==> flow/design.v <==
`timescale 1ns / 1ps
module bnn_core #(
    parameter  STRIDE = 1,
    parameter  IN_CHANNEL = 3,
    parameter  OUT_CHANNEL = 3,
    parameter  WEGT_WIDTH = 3,
    parameter  IN_DATA_WIDTH = 28,
    parameter  IN_DATA_1CH = IN_DATA_WIDTH ** 2,
    parameter  IN_DATA_SIZE = IN_DATA_1CH * IN_CHANNEL,
    parameter  WEGT_1CH = WEGT_WIDTH ** 2,
    parameter  WEGT_SIZE = WEGT_1CH * IN_CHANNEL,
    parameter  WEGTS_SIZE = OUT_CHANNEL * WEGT_SIZE,
    parameter  OUT_DATA_WIDTH = (IN_DATA_WIDTH - WEGT_WIDTH) / STRIDE +1,
    parameter  OUT_DATA_1CH = OUT_DATA_WIDTH ** 2,
    parameter  OUT_DATA_SIZE = OUT_CHANNEL * OUT_DATA_1CH,
    parameter  NUM_BUF = WEGT_WIDTH * IN_CHANNEL,
    parameter CORE_DELAY = 5
)(
	input	wire	                    clk,
	input	wire	                    reset_n,
    input   wire [WEGT_SIZE -1: 0]      i_weight,       
    input   wire [IN_DATA_WIDTH -1:0]   i_data,         
    input   wire                        i_valid,
    input   wire [CORE_DELAY - 1 : 0]   i_calc_valid,
	output  reg                         o_valid,
	output  reg  [OUT_DATA_WIDTH -1: 0] o_result        
    );
reg [1 : 0] core_channel_cnt;
always @(posedge clk or negedge reset_n) begin
    if(!reset_n) begin
        core_channel_cnt <= 0;
    end
    else if(i_valid) begin
        if(core_channel_cnt == 2) begin
            core_channel_cnt <= 0;
        end
        else begin
            core_channel_cnt <= core_channel_cnt + 1;
        end
    end
    else begin
        core_channel_cnt <= 0;
    end
end
integer i, j;
reg [IN_DATA_WIDTH - 1 : 0] r_input_mem_data [NUM_BUF - 1 : 0];
always @(posedge clk or negedge reset_n) begin
	if(!reset_n) begin
		for(i = 0; i < NUM_BUF; i = i + 1) begin
			r_input_mem_data[i] <= {IN_DATA_WIDTH{1'b0}};
		end
	end
	else if(i_valid && core_channel_cnt == 0) begin		 
		for(i = 0; i < IN_CHANNEL; i = i + 1) begin
			r_input_mem_data[i * WEGT_WIDTH] 	    <= r_input_mem_data[i * WEGT_WIDTH + 1];
			r_input_mem_data[i * WEGT_WIDTH + 1] 	<= r_input_mem_data[i * WEGT_WIDTH + 2];
		end
		r_input_mem_data[2] <= i_data;
		r_input_mem_data[5] <= 0;
		r_input_mem_data[8] <= 0;
	end
	else if(i_valid) begin
		r_input_mem_data[core_channel_cnt * WEGT_WIDTH + 2] <= i_data;
	end
end
reg [WEGT_SIZE - 1 : 0] r_weight;
always @(posedge clk or negedge reset_n) begin
    if(!reset_n) begin
        r_weight <= {WEGT_SIZE{1'b0}};
    end
    else if(i_valid) begin
        r_weight <= i_weight;
    end
end
wire [WEGT_SIZE - 1 : 0] sliced_input [OUT_DATA_WIDTH - 1 : 0];
genvar a,b,c;
generate
	for(a = 0; a < OUT_DATA_WIDTH; a = a + 1) begin
		for(b = 0; b < IN_CHANNEL; b = b + 1) begin
			for(c = 0; c < WEGT_WIDTH; c = c + 1) begin
				assign sliced_input[a][(WEGT_SIZE - 1) - b * WEGT_1CH - c * WEGT_WIDTH -: WEGT_WIDTH] 
				= r_input_mem_data[b * WEGT_WIDTH + c][(IN_DATA_WIDTH - 1) - a -: WEGT_WIDTH];
			end
		end
	end
endgenerate
reg [WEGT_SIZE - 1 : 0 ] r_sliced_input [OUT_DATA_WIDTH - 1 : 0];
always @(posedge clk or negedge reset_n) begin
	if(!reset_n) begin
		for(i = 0; i < OUT_DATA_WIDTH; i = i + 1) begin
			r_sliced_input[i] <= {WEGT_SIZE{1'b0}};
		end
	end
	else if(i_calc_valid[1]) begin
		for(i = 0; i < OUT_DATA_WIDTH; i = i + 1) begin
			r_sliced_input[i] <= sliced_input[i];
		end
	end
end
wire [WEGT_SIZE - 1 : 0] xnor_result [OUT_DATA_WIDTH - 1 : 0];
genvar d;
generate
	for(d = 0; d < OUT_DATA_WIDTH; d = d + 1) begin
		assign xnor_result[d] = ~ (r_sliced_input[d] ^ r_weight);
	end
endgenerate
reg [WEGT_SIZE - 1 : 0] r_xnor_result [OUT_DATA_WIDTH - 1 : 0];
always @(posedge clk or negedge reset_n) begin
	if(!reset_n) begin
		for(i = 0; i < OUT_DATA_WIDTH; i = i + 1) begin
			r_xnor_result[i] <= {WEGT_SIZE{1'b0}};
		end
	end
	else if(i_calc_valid[2]) begin
		for(i = 0; i < OUT_DATA_WIDTH; i = i + 1) begin
			r_xnor_result[i] <= xnor_result[i];
		end
	end
end
reg [4 : 0] popcnt_result [OUT_DATA_WIDTH - 1 : 0];
always @(*) begin
	for(i = 0; i < OUT_DATA_WIDTH; i = i + 1) begin
		popcnt_result[i] = 0;
		for(j = 0; j < WEGT_SIZE; j = j + 1) begin
			popcnt_result[i] = popcnt_result[i] + r_xnor_result[i][j];
		end
	end
end
reg [4 : 0] r_popcnt_result [OUT_DATA_WIDTH - 1 : 0];
always @(posedge clk or negedge reset_n) begin
	if(!reset_n) begin
		for(i = 0; i < OUT_DATA_WIDTH; i = i + 1) begin
			r_popcnt_result[i] <= {WEGT_SIZE{1'b0}};
		end
	end
	else if(i_calc_valid[3]) begin
		for(i = 0; i < OUT_DATA_WIDTH; i = i + 1) begin
			r_popcnt_result[i] <= popcnt_result[i];
		end
	end
end
wire [OUT_DATA_WIDTH - 1 : 0] result;
genvar e;
generate
	for(e = 0; e < OUT_DATA_WIDTH; e = e + 1) begin
		assign result[(OUT_DATA_WIDTH - 1) - e] = (r_popcnt_result[e] << 1) > WEGT_SIZE ? 1 : 0;
	end
endgenerate
always @(posedge clk or negedge reset_n) begin
	if(!reset_n) begin
		o_result <= {WEGT_SIZE{1'b0}};
	end
	else if(i_calc_valid[4]) begin
		o_result <= result;
	end
end
always @(posedge clk or negedge reset_n) begin
    if(!reset_n) begin
        o_valid <= 0;
    end
    else begin
        o_valid <= i_calc_valid[4];
    end
end
endmodule
`timescale 1ns / 1ps
module bnn_layer
#(
	parameter CNT_BIT = 31,
	parameter IN_MEM_DWIDTH = 28,
	parameter IN_MEM_AWIDTH = 7,
	parameter IN_MEM_DEPTH  = 84,
	parameter WEGT_MEM_DWIDTH = 27,
	parameter WEGT_MEM_AWIDTH = 2,
	parameter WEGT_MEM_DEPTH  = 3,
	parameter OUT_MEM_DWIDTH = 26,
	parameter OUT_MEM_AWIDTH = 5,
	parameter OUT_MEM_DEPTH  = 78,
    parameter  STRIDE = 1,
    parameter  IN_CHANNEL = 3,
    parameter  OUT_CHANNEL = 3,
    parameter  WEGT_WIDTH = 3,
    parameter  IN_DATA_WIDTH = 28,
    parameter  IN_DATA_1CH = IN_DATA_WIDTH ** 2,
    parameter  IN_DATA_SIZE = IN_DATA_1CH * IN_CHANNEL,  
    parameter  WEGT_1CH = WEGT_WIDTH ** 2,
    parameter  WEGT_SIZE = WEGT_1CH * IN_CHANNEL,
    parameter  WEGTS_SIZE = OUT_CHANNEL * WEGT_SIZE,
    parameter  OUT_DATA_WIDTH = (IN_DATA_WIDTH - WEGT_WIDTH) / STRIDE +1,
    parameter  OUT_DATA_1CH = OUT_DATA_WIDTH ** 2,
    parameter  OUT_DATA_SIZE = OUT_CHANNEL * OUT_DATA_1CH,
    parameter  NUM_BUF = WEGT_WIDTH * IN_CHANNEL,
    parameter  STATE_WIDTH = 3,
    parameter  CORE_DELAY = 5
)
(
    input 				        clk,
    input 				        reset_n,
	input 				        i_run,
	input  [CNT_BIT-1:0]	    i_num_cnt,
	output   			        o_idle,
	output   			        o_read,
	output                      o_write,
	output  			        o_done,
	output[IN_MEM_AWIDTH-1:0] 	addr_input,
	output 				        ce_input,
	output 				        we_input,
	input [IN_MEM_DWIDTH-1:0]   q_input,
	output[IN_MEM_DWIDTH-1:0] 	d_input,
	output[WEGT_MEM_AWIDTH-1:0] addr_weight,
	output 				        ce_weight,
	output 				        we_weight,
	input [WEGT_MEM_DWIDTH-1:0] q_weight,
	output[WEGT_MEM_DWIDTH-1:0] d_weight,
    output[OUT_MEM_AWIDTH-1:0] 	addr_output,
	output 				        ce_output,
	output 				        we_output,
	input [OUT_MEM_DWIDTH-1:0]  q_output,
	output[OUT_MEM_DWIDTH-1:0] 	d_output
    );
localparam S_IDLE	= 2'b00;
localparam S_RUN	= 2'b01;
localparam S_DONE  	= 2'b10;
reg [1:0] c_state_read;  
reg [1:0] n_state_read;  
reg [1:0] c_state_write;  
reg [1:0] n_state_write;  
wire      is_write_start;
wire      calc_valid;
wire      out_channel_end;
wire      wegt_read;
wire      result_valid;
wire	  is_write_done;
wire	  is_read_done;
always @(posedge clk or negedge reset_n) begin
    if(!reset_n) begin
		c_state_read <= S_IDLE;
    end else begin
		c_state_read <= n_state_read;
    end
end
always @(posedge clk or negedge reset_n) begin
    if(!reset_n) begin
		c_state_write <= S_IDLE;
    end else begin
		c_state_write <= n_state_write;
    end
end
always @(*) 
begin
	n_state_read = c_state_read;  
	case(c_state_read)
	S_IDLE	: if(i_run)
				n_state_read = S_RUN;
	S_RUN   : if(is_read_done)
				n_state_read = S_DONE;
	S_DONE	: n_state_read 	 = S_IDLE;
	endcase
end 
always @(*) 
begin
	n_state_write = c_state_write;  
	case(c_state_write)
	S_IDLE	: if(is_write_start)
				n_state_write = S_RUN;
	S_RUN   : if(is_write_done)
				n_state_write = S_DONE;
	S_DONE	: n_state_write   = S_IDLE;
	endcase
end 
assign o_idle 		= (c_state_read == S_IDLE) && (c_state_write == S_IDLE);
assign o_read 		= (c_state_read == S_RUN);
assign o_write 		= (c_state_write == S_RUN);
assign o_done 		= (c_state_write == S_DONE);  
reg [CNT_BIT-1:0] num_cnt;
reg [3:0] o_write_cnt;
always @(posedge clk or negedge reset_n) begin
    if(!reset_n) begin
        num_cnt <= 0;  
    end else if (i_run) begin
        num_cnt <= i_num_cnt;
	end else if (o_done) begin
		num_cnt <= 0;
	end
end
reg [1:0] in_channel_cnt;
always @(posedge clk or negedge reset_n) begin	 
	if(!reset_n) begin
		in_channel_cnt <= 1;
	end
	else if(in_channel_cnt >= 2) begin
		in_channel_cnt <= 0;
	end
	else if(o_read) begin
		in_channel_cnt <= in_channel_cnt + 1;
	end
end
reg [2 : 0] out_channel_cnt;
always @(posedge clk or negedge reset_n) begin
	if(!reset_n) begin
		out_channel_cnt <= 0;
	end
	else if(out_channel_end) begin
		out_channel_cnt <= out_channel_cnt + 1;
	end
	else if(out_channel_cnt == OUT_CHANNEL) begin
		out_channel_cnt <= 0;
	end
end
reg [IN_DATA_WIDTH - 1 : 0] row_cnt;
always @(posedge clk or negedge reset_n) begin	
	if(!reset_n) begin
		row_cnt <= 0;
	end
	else if(row_cnt >= IN_DATA_WIDTH) begin
		row_cnt <= 0;
	end
	else if(o_read && in_channel_cnt == 2) begin
		row_cnt <= row_cnt + 1;
	end
end
reg [CORE_DELAY - 1 : 0] r_calc_valid;
always @(posedge clk or negedge reset_n) begin
	if(!reset_n) begin
		r_calc_valid <= {CORE_DELAY{1'b0}};
	end
	else begin
		r_calc_valid <= {r_calc_valid[CORE_DELAY - 2 : 0],{calc_valid}};
	end
end
reg [CNT_BIT-1:0] addr_cnt_read_input;
reg [CNT_BIT-1:0] addr_cnt_read_weight; 
reg [CNT_BIT-1:0] addr_cnt_write;
assign is_read_done  = o_read  && (out_channel_cnt == OUT_CHANNEL - 1) && out_channel_end ;
assign is_write_done = o_write && (addr_cnt_write == OUT_MEM_DEPTH - 1) && (|r_calc_valid == 0);
assign calc_valid	= o_read && (in_channel_cnt == 0) && (row_cnt > 2);
assign out_channel_end = (addr_cnt_read_input == IN_MEM_DEPTH - 1); 
assign wegt_read    = o_read && (out_channel_cnt > 0) && (in_channel_cnt == 0) &&(row_cnt == 2);
always @(posedge clk or negedge reset_n) begin
    if(!reset_n) begin
        addr_cnt_read_input <= 0;  
    end else if (is_read_done | out_channel_end) begin
        addr_cnt_read_input <= 0; 
    end else if (o_read) begin
        addr_cnt_read_input <= IN_DATA_WIDTH * in_channel_cnt + row_cnt;
	end
end
always @(posedge clk or negedge reset_n) begin
    if(!reset_n) begin
        addr_cnt_read_weight <= 0;  
    end else if (is_read_done) begin
        addr_cnt_read_weight <= 0; 
    end else if (wegt_read) begin
        addr_cnt_read_weight <= addr_cnt_read_weight + 1;
	end
end
always @(posedge clk or negedge reset_n) begin
    if(!reset_n) begin
        addr_cnt_write <= 0;  
    end else if (is_write_done) begin
        addr_cnt_write <= 0; 
    end else if (o_write && result_valid ) begin
        addr_cnt_write <= addr_cnt_write + 1;
	end
end
reg  r_valid;
always @(posedge clk or negedge reset_n) begin
    if(!reset_n) begin
        r_valid <= {IN_MEM_DWIDTH{1'b0}};  
    end else begin
	    r_valid <= o_read;  
    end
end
assign addr_input 	= addr_cnt_read_input;
assign ce_input 	= o_read;
assign we_input 	= 1'b0;  
assign d_input		= {IN_MEM_DWIDTH{1'b0}};  
wire [IN_MEM_DWIDTH - 1 : 0]    input_mem_data;
assign input_mem_data = q_input;
assign addr_weight 	= addr_cnt_read_weight;
assign ce_weight 	= o_read;    
assign we_weight 	= 1'b0;  
assign d_weight		= {IN_MEM_DWIDTH{1'b0}};  
wire [WEGT_MEM_DWIDTH - 1:0] 	weight_mem_data;
assign weight_mem_data = q_weight; 
wire [OUT_MEM_DWIDTH-1:0] w_result;
bnn_core #(
.WEGT_WIDTH     (WEGT_WIDTH),
.IN_DATA_WIDTH  (IN_DATA_WIDTH),
.STRIDE         (STRIDE),
.IN_CHANNEL     (IN_CHANNEL),
.OUT_CHANNEL    (OUT_CHANNEL)
) u_bnn_core (
.clk            (clk),
.reset_n        (reset_n),
.i_weight       (weight_mem_data),
.i_data         (input_mem_data),
.i_valid	    (r_valid),
.i_calc_valid   (r_calc_valid),
.o_valid        (result_valid),
.o_result       (w_result)
);
assign is_write_start = r_calc_valid[4];
assign addr_output 	= addr_cnt_write;
assign ce_output 	= o_write && result_valid;
assign we_output 	= o_write;
assign d_output		= w_result;
endmodule
module bnn_layer0 (
    input  wire        clk,
    input  wire        reset_n,
    input  wire        i_run,
    output wire        o_idle,
    output wire        o_done,
    output wire [6:0]  addr_input,
    output wire        ce_input,
    input  wire [27:0] q_input,
    output wire [1:0]  addr_weight,
    output wire        ce_weight,
    input  wire [26:0] q_weight,
    output wire [6:0]  addr_output,
    output wire        we_output,
    output wire [25:0] d_output
);
wire        w_read, w_write;
wire        w_we_input, w_we_weight, w_ce_output, w_we_output;
wire [27:0] w_d_input;
wire [26:0] w_d_weight;
bnn_layer #(
    .CNT_BIT         (31),
    .IN_MEM_DWIDTH   (28),
    .IN_MEM_AWIDTH   (7),
    .IN_MEM_DEPTH    (84),
    .WEGT_MEM_DWIDTH (27),
    .WEGT_MEM_AWIDTH (2),
    .WEGT_MEM_DEPTH  (3),
    .OUT_MEM_DWIDTH  (26),
    .OUT_MEM_AWIDTH  (7),
    .OUT_MEM_DEPTH   (78),
    .WEGT_WIDTH      (3),
    .IN_DATA_WIDTH   (28),
    .STRIDE          (1),
    .IN_CHANNEL      (3),
    .OUT_CHANNEL     (3)
) u_bnn_layer (
    .clk         (clk),
    .reset_n     (reset_n),
    .i_run       (i_run),
    .i_num_cnt   (31'd84),
    .o_idle      (o_idle),
    .o_read      (w_read),
    .o_write     (w_write),
    .o_done      (o_done),
    .addr_input  (addr_input),
    .ce_input    (ce_input),
    .we_input    (w_we_input),
    .q_input     (q_input),
    .d_input     (w_d_input),
    .addr_weight (addr_weight),
    .ce_weight   (ce_weight),
    .we_weight   (w_we_weight),
    .q_weight    (q_weight),
    .d_weight    (w_d_weight),
    .addr_output (addr_output),
    .ce_output   (w_ce_output),
    .we_output   (w_we_output),
    .q_output    (26'd0),
    .d_output    (d_output)
);
assign we_output = w_ce_output & w_we_output;
endmodule
# Tool chain data of bnn_layer0
# Module bnn_layer0 before and after one edit of its RTL, step after step.
# Lines under "orig" count in the file above, lines under "edited" in the edited file.
# "delta": "edited" minus "orig" as printed here. "rel_change_pct": 100 x difference / "orig".
# Operators: Yosys type, input widths -> output width; for muxes data width and select width s.
# Cell names lack the library's common part.
# Not given: --
# inputs
top_module,bnn_layer0
clock,clk
lib,sky130hd
lib_corner,tt_025C_1v80

# Diff
# The edit as a unified diff against the file above.
# A script made this edit; it was not meant as an optimisation.
# begin of diff
@@ -329,5 +329,5 @@
 	end
 end
-reg [CNT_BIT-1:0] addr_cnt_read_input;
+reg [2*CNT_BIT-1:0] addr_cnt_read_input;
 reg [CNT_BIT-1:0] addr_cnt_read_weight; 
 reg [CNT_BIT-1:0] addr_cnt_write;
# end of diff

# After elaboration
# Yosys after proc, flatten, opt, wreduce and memory -nomap, before mapping. Print and check cells are not counted. Equal cells are merged and count once.
# bits
item,orig,edited,delta,rel_change_pct
latch_bits,0,0,0,--
mem_bits_rw,0,0,0,--
ff_bits,1978,2009,31,1.57
input_bits,58,58,0,0.00
output_inout_bits,47,47,0,0.00
romBits,0,0,0,--
clocked_rd_ports_x_width,0,0,0,--
word_cells,1016,1016,0,0.00
n_memories,0,0,0,--
# op_classes
item,orig,edited,delta,rel_change_pct
n_eq,23,23,0,0.00
shift,0,0,0,--
multipliers,2,2,0,0.00
mux,73,73,0,0.00
n_addsub,684,684,0,0.00
div_mod_pow,0,0,0,--
bitwise,54,54,0,0.00
reduce_logical,49,49,0,0.00
compare,30,30,0,0.00
# op_table
cell,orig,edited,delta,rel_change_pct
$mux 31,6,4,-2,-33.33
$mux 62,0,2,2,--
$eq 31x7->1 const B,2,1,-1,-50.00
$add 31x28->31,1,0,-1,-100.00
$add 62x28->62,0,1,1,--
$eq 62x7->1 const B,0,1,1,--
# Unchanged operator kinds not shown: 45.

# Depth
# Depth = most cells in a row (Yosys ltp): at word level without a register or memory, in the mapped netlist without a sequential cell, where the memories' decode and read muxes count.
# depth
item,orig,edited,delta,rel_change_pct
ltp_word,26,26,0,0.00
abc_area,0,0,--,--
depth_mapped,18,18,0,0.00
ltp_nobuf,18,18,0,0.00

# Netlist
# Source: synth_stat.txt of the flow (Yosys; design flattened, memories mapped). It holds for the ABC_AREA given above (unset counts as 0); a run with the other value may have another netlist.
# by_type
type,orig,edited,delta,rel_change_pct
mux2_2,854,779,-75,-8.78
buf_2,75,11,-64,-85.33
mux2_1,0,43,43,--
nand2_1,539,581,42,7.79
inv_1,942,981,39,4.14
clkbuf_1,200,238,38,19.00
o21ai_0,464,496,32,6.90
buf_1,32,61,29,90.62
nand3_1,24,16,-8,-33.33
xor2_1,24,19,-5,-20.83
o31ai_1,4,9,5,125.00
a211oi_1,21,17,-4,-19.05
nand4_1,12,16,4,33.33
o2111ai_1,6,2,-4,-66.67
a311oi_1,3,7,4,133.33
or4_1,2,6,4,200.00
nor2_1,94,91,-3,-3.19
a21o_1,47,50,3,6.38
# Unchanged cell types not shown: 21.
# Not every row of either side is listed.
# mapped
item,orig,edited,delta,rel_change_pct
mapped_cells,6621,6703,82,1.24
seq_area_mm2,0.0368641,0.0368641,0.0000000,0.00
buffers,322,326,4,1.24
yosys_area_mm2,0.0784277,0.0784352,0.0000075,0.01
ff_cells,1473,1473,0,0.00
# The figures by module come from a second, unflattened synthesis with its own total; it is not the netlist above.
# hier_totals
item,orig,edited,delta,rel_change_pct
cells_unflattened,7003,7003,0,0.00
hier_area_mm2,0.0807449,0.0807449,0.0000000,0.00
# Each row is one instance without its submodules.
# by_module_orig
module,mod_seq_area_mm2,instances,cells,mod_area_mm2
bnn_core,0.0341828,1,6454,0.0750495
bnn_layer,0.0026813,1,546,0.0056817
bnn_layer0,0,1,3,0.0000138
# by_module_edited
module,mod_seq_area_mm2,instances,cells,mod_area_mm2
bnn_core,0.0341828,1,6454,0.0750495
bnn_layer,0.0026813,1,546,0.0056817
bnn_layer0,0,1,3,0.0000138

# Path before layout
# Path of least setup slack by OpenSTA after synthesis, without wires, with an ideal clock, recovery checks aside; 20% of the period is set as input and as output delay. Where synthesis merged equal registers, the netlist keeps one of their names.
# synth_path
item,orig,edited,delta,rel_change_pct
kind,register to register,register to register,--,--
from,reg u_bnn_layer.u_bnn_core.r_xnor_result[7][17],reg u_bnn_layer.u_bnn_core.r_xnor_result[10][17],--,--
to,reg u_bnn_layer.u_bnn_core.r_popcnt_result[7][4],reg u_bnn_layer.u_bnn_core.r_popcnt_result[10][4],--,--
path_slack_ns,0.870,0.870,0.000,--
required_time_ns,5.875,5.875,0.000,0.00
arrival_ns,5.006,5.006,0.000,0.00
path_buffers,0,0,0,--
period_ns,6.0,6.0,0.0,0.00
driving_pins,19,19,0,0.00
path_delay_ns,5.131,5.131,0.000,0.00
setup_ns,0.125,0.125,0.000,--
t_first_pin_ns,0.000,0.000,0.000,--
synth_period_reached_ns,5.13,5.13,0.00,0.00
# "path_delay_ns" is the arrival time less input delay plus setup time.
# "driving_pins" counts driving pins, that of a launching flip-flop among them; a cell with two outputs on the path counts twice.
# "synth_period_reached_ns" is the clock period less the worst setup slack; recovery checks do not enter. This is arithmetic on one report: input and output delays are still those of the set period (20% each).
# The rows between start and end are the longest chain of elaborated cells between them; the timing report does not say that the signal goes this way. Where chains are equally long, one stands for them.
# A line is the first line of the expression or statement that the cell stems from. Yosys adds cells for indexed reads and writes and turns some case tables into memories.
# synth_between_orig
path_cell_list,dfrtp_1 > fa_1 > inv_1 > fa_1 > inv_1 > fa_1 > inv_1 > fa_1 > fa_1 > fa_1 > inv_1 > ha_1 > a21oi_1 > fa_1 > inv_1 > a21o_1 > a21oi_1 > xnor2_1 > mux2_2
elab_chain_len,10
cells_between,10
lines_between,1
classes_between,10 x add/sub
# synth_lines_orig
item,line_no,source
start: declaration,107,reg [WEGT_SIZE - 1 : 0] r_xnor_result [OUT_DATA_WIDTH - 1 : 0];
start: assignment,111,r_xnor_result[i] <= {WEGT_SIZE{1'b0}};
start: assignment,116,r_xnor_result[i] <= xnor_result[i];
$add 5x1->5 x10,125,popcnt_result[i] = popcnt_result[i] + r_xnor_result[i][j];
end: assignment,133,r_popcnt_result[i] <= {WEGT_SIZE{1'b0}};
end: assignment,138,r_popcnt_result[i] <= popcnt_result[i];
end: declaration,129,reg [4 : 0] r_popcnt_result [OUT_DATA_WIDTH - 1 : 0];
# synth_between_edited
path_cell_list,dfrtp_1 > fa_1 > inv_1 > fa_1 > inv_1 > fa_1 > inv_1 > fa_1 > fa_1 > fa_1 > inv_1 > ha_1 > a21oi_1 > fa_1 > inv_1 > a21o_1 > a21oi_1 > xnor2_1 > mux2_2
elab_chain_len,10
cells_between,10
lines_between,1
classes_between,10 x add/sub
# synth_lines_edited
item,line_no,source
start: declaration,107,reg [WEGT_SIZE - 1 : 0] r_xnor_result [OUT_DATA_WIDTH - 1 : 0];
start: assignment,111,r_xnor_result[i] <= {WEGT_SIZE{1'b0}};
start: assignment,116,r_xnor_result[i] <= xnor_result[i];
$add 5x1->5 x10,125,popcnt_result[i] = popcnt_result[i] + r_xnor_result[i][j];
end: assignment,133,r_popcnt_result[i] <= {WEGT_SIZE{1'b0}};
end: assignment,138,r_popcnt_result[i] <= popcnt_result[i];
end: declaration,129,reg [4 : 0] r_popcnt_result [OUT_DATA_WIDTH - 1 : 0];

# Timing after layout
# Path of least setup slack in the final report of each run of pair A (OpenROAD, finished layout, wires in). Where an end is a register, its clock arrival counts in the times.
# layout_path
item,orig,edited,delta,rel_change_pct
kind,register to register,register to register,--,--
from,reg u_bnn_layer.u_bnn_core.r_xnor_result[14][17],reg u_bnn_layer.u_bnn_core.r_xnor_result[6][17],--,--
to,reg u_bnn_layer.u_bnn_core.r_popcnt_result[14][4],reg u_bnn_layer.u_bnn_core.r_popcnt_result[6][4],--,--
arrival_ns,5.87,5.90,0.03,0.51
required_time_ns,6.14,6.14,0.00,0.00
t_first_pin_ns,0.81,0.83,0.02,2.47
path_slack_ns,0.26,0.24,-0.02,--
driving_pins,18,18,0,0.00
path_buffers,0,0,0,--
period_ns,5.44,5.44,0.00,0.00
setup_ns,0.11,0.11,0.00,--
# The rows between start and end are the longest chain of elaborated cells between them; the timing report does not say that the signal goes this way. Where chains are equally long, one stands for them.
# layout_between_orig
path_cell_list,dfrtp_1 > fa_1 > inv_1 > fa_1 > inv_1 > fa_1 > inv_1 > fa_1 > fa_1 > fa_1 > inv_1 > ha_1 > a21o_1 > fa_1 > a21o_1 > a21oi_1 > xnor2_1 > mux2_2
elab_chain_len,10
cells_between,10
lines_between,1
classes_between,10 x add/sub
# layout_lines_orig
item,line_no,source
start: declaration,107,reg [WEGT_SIZE - 1 : 0] r_xnor_result [OUT_DATA_WIDTH - 1 : 0];
start: assignment,111,r_xnor_result[i] <= {WEGT_SIZE{1'b0}};
start: assignment,116,r_xnor_result[i] <= xnor_result[i];
$add 5x1->5 x10,125,popcnt_result[i] = popcnt_result[i] + r_xnor_result[i][j];
end: assignment,133,r_popcnt_result[i] <= {WEGT_SIZE{1'b0}};
end: assignment,138,r_popcnt_result[i] <= popcnt_result[i];
end: declaration,129,reg [4 : 0] r_popcnt_result [OUT_DATA_WIDTH - 1 : 0];
# layout_between_edited
path_cell_list,dfrtp_1 > fa_1 > inv_1 > fa_1 > inv_1 > fa_1 > inv_1 > fa_1 > fa_1 > fa_1 > inv_1 > ha_1 > a21o_1 > fa_1 > a21o_1 > a21oi_1 > xnor2_1 > mux2_2
elab_chain_len,10
cells_between,10
lines_between,1
classes_between,10 x add/sub
# layout_lines_edited
item,line_no,source
start: declaration,107,reg [WEGT_SIZE - 1 : 0] r_xnor_result [OUT_DATA_WIDTH - 1 : 0];
start: assignment,111,r_xnor_result[i] <= {WEGT_SIZE{1'b0}};
start: assignment,116,r_xnor_result[i] <= xnor_result[i];
$add 5x1->5 x10,125,popcnt_result[i] = popcnt_result[i] + r_xnor_result[i][j];
end: assignment,133,r_popcnt_result[i] <= {WEGT_SIZE{1'b0}};
end: assignment,138,r_popcnt_result[i] <= popcnt_result[i];
end: declaration,129,reg [4 : 0] r_popcnt_result [OUT_DATA_WIDTH - 1 : 0];

# Flow runs
# Both versions went through the flow (Yosys, OpenROAD) with the same settings in each pair. Constraints: input delay and output delay 20% of the set period each, output load 0.01 pF.
# settings_pair_A
CORE_UTILIZATION,40
PLACE_DENSITY,0.6
period_ns,5.44
CAP_MARGIN,20
CORE_MARGIN,2
SLEW_MARGIN,20
# results_pair_A
item,orig,edited,delta,rel_change_pct
achieved_clock_period_ns,5.177,5.200,0.023,0.44
yosys.chip_area_mm2,0.0784277,0.0784352,0.0000075,0.01
total_die_area_mm2,0.199626,0.199648,0.000022,0.01
setupTns_ns,0.000,0.000,0.000,--
cell_area_final_mm2,0.088122,0.0885149,0.0003929,0.45
post_route_util_pct,45.2,45.4,0.2,--
ws_setup_ns,0.263,0.240,-0.023,--
final_power_uw,23077,23401,324,1.40
# settings_pair_B
CELL_PAD_IN_SITES_GLOBAL_PLACEMENT,3
CORE_ASPECT_RATIO,0.55
CORE_MARGIN,10
CORE_UTILIZATION,33
CTS_CLUSTER_DIAMETER,191
CTS_CLUSTER_SIZE,100
SETUP_SLACK_MARGIN,1.35
TNS_END_PERCENT,20
period_ns,8.6
CAP_MARGIN,20
SLEW_MARGIN,20
# results_pair_B
item,orig,edited,delta,rel_change_pct
hold_ws_ns,0.485,0.484,-0.001,--
achieved_clock_period_ns,5.427,5.397,-0.030,-0.55
yosys.chip_area_mm2,0.0784277,0.0784352,0.0000075,0.01
total_die_area_mm2,0.258436,0.258461,0.000025,0.01
setupTns_ns,0.000,0.000,0.000,--
cell_area_final_mm2,0.0835864,0.0836164,0.0000300,0.04
post_route_util_pct,35.4,35.5,0.1,--
ws_setup_ns,3.173,3.203,0.030,--
final_power_uw,9769,9732,-37,-0.38
# "achieved_clock_period_ns" = clock period - worst setup slack. The figure is calculated, with input and output delays left at 20% of the set period.
# "final_power_uw" rests on the timing tool's default activity at the inputs, not on a simulated workload.
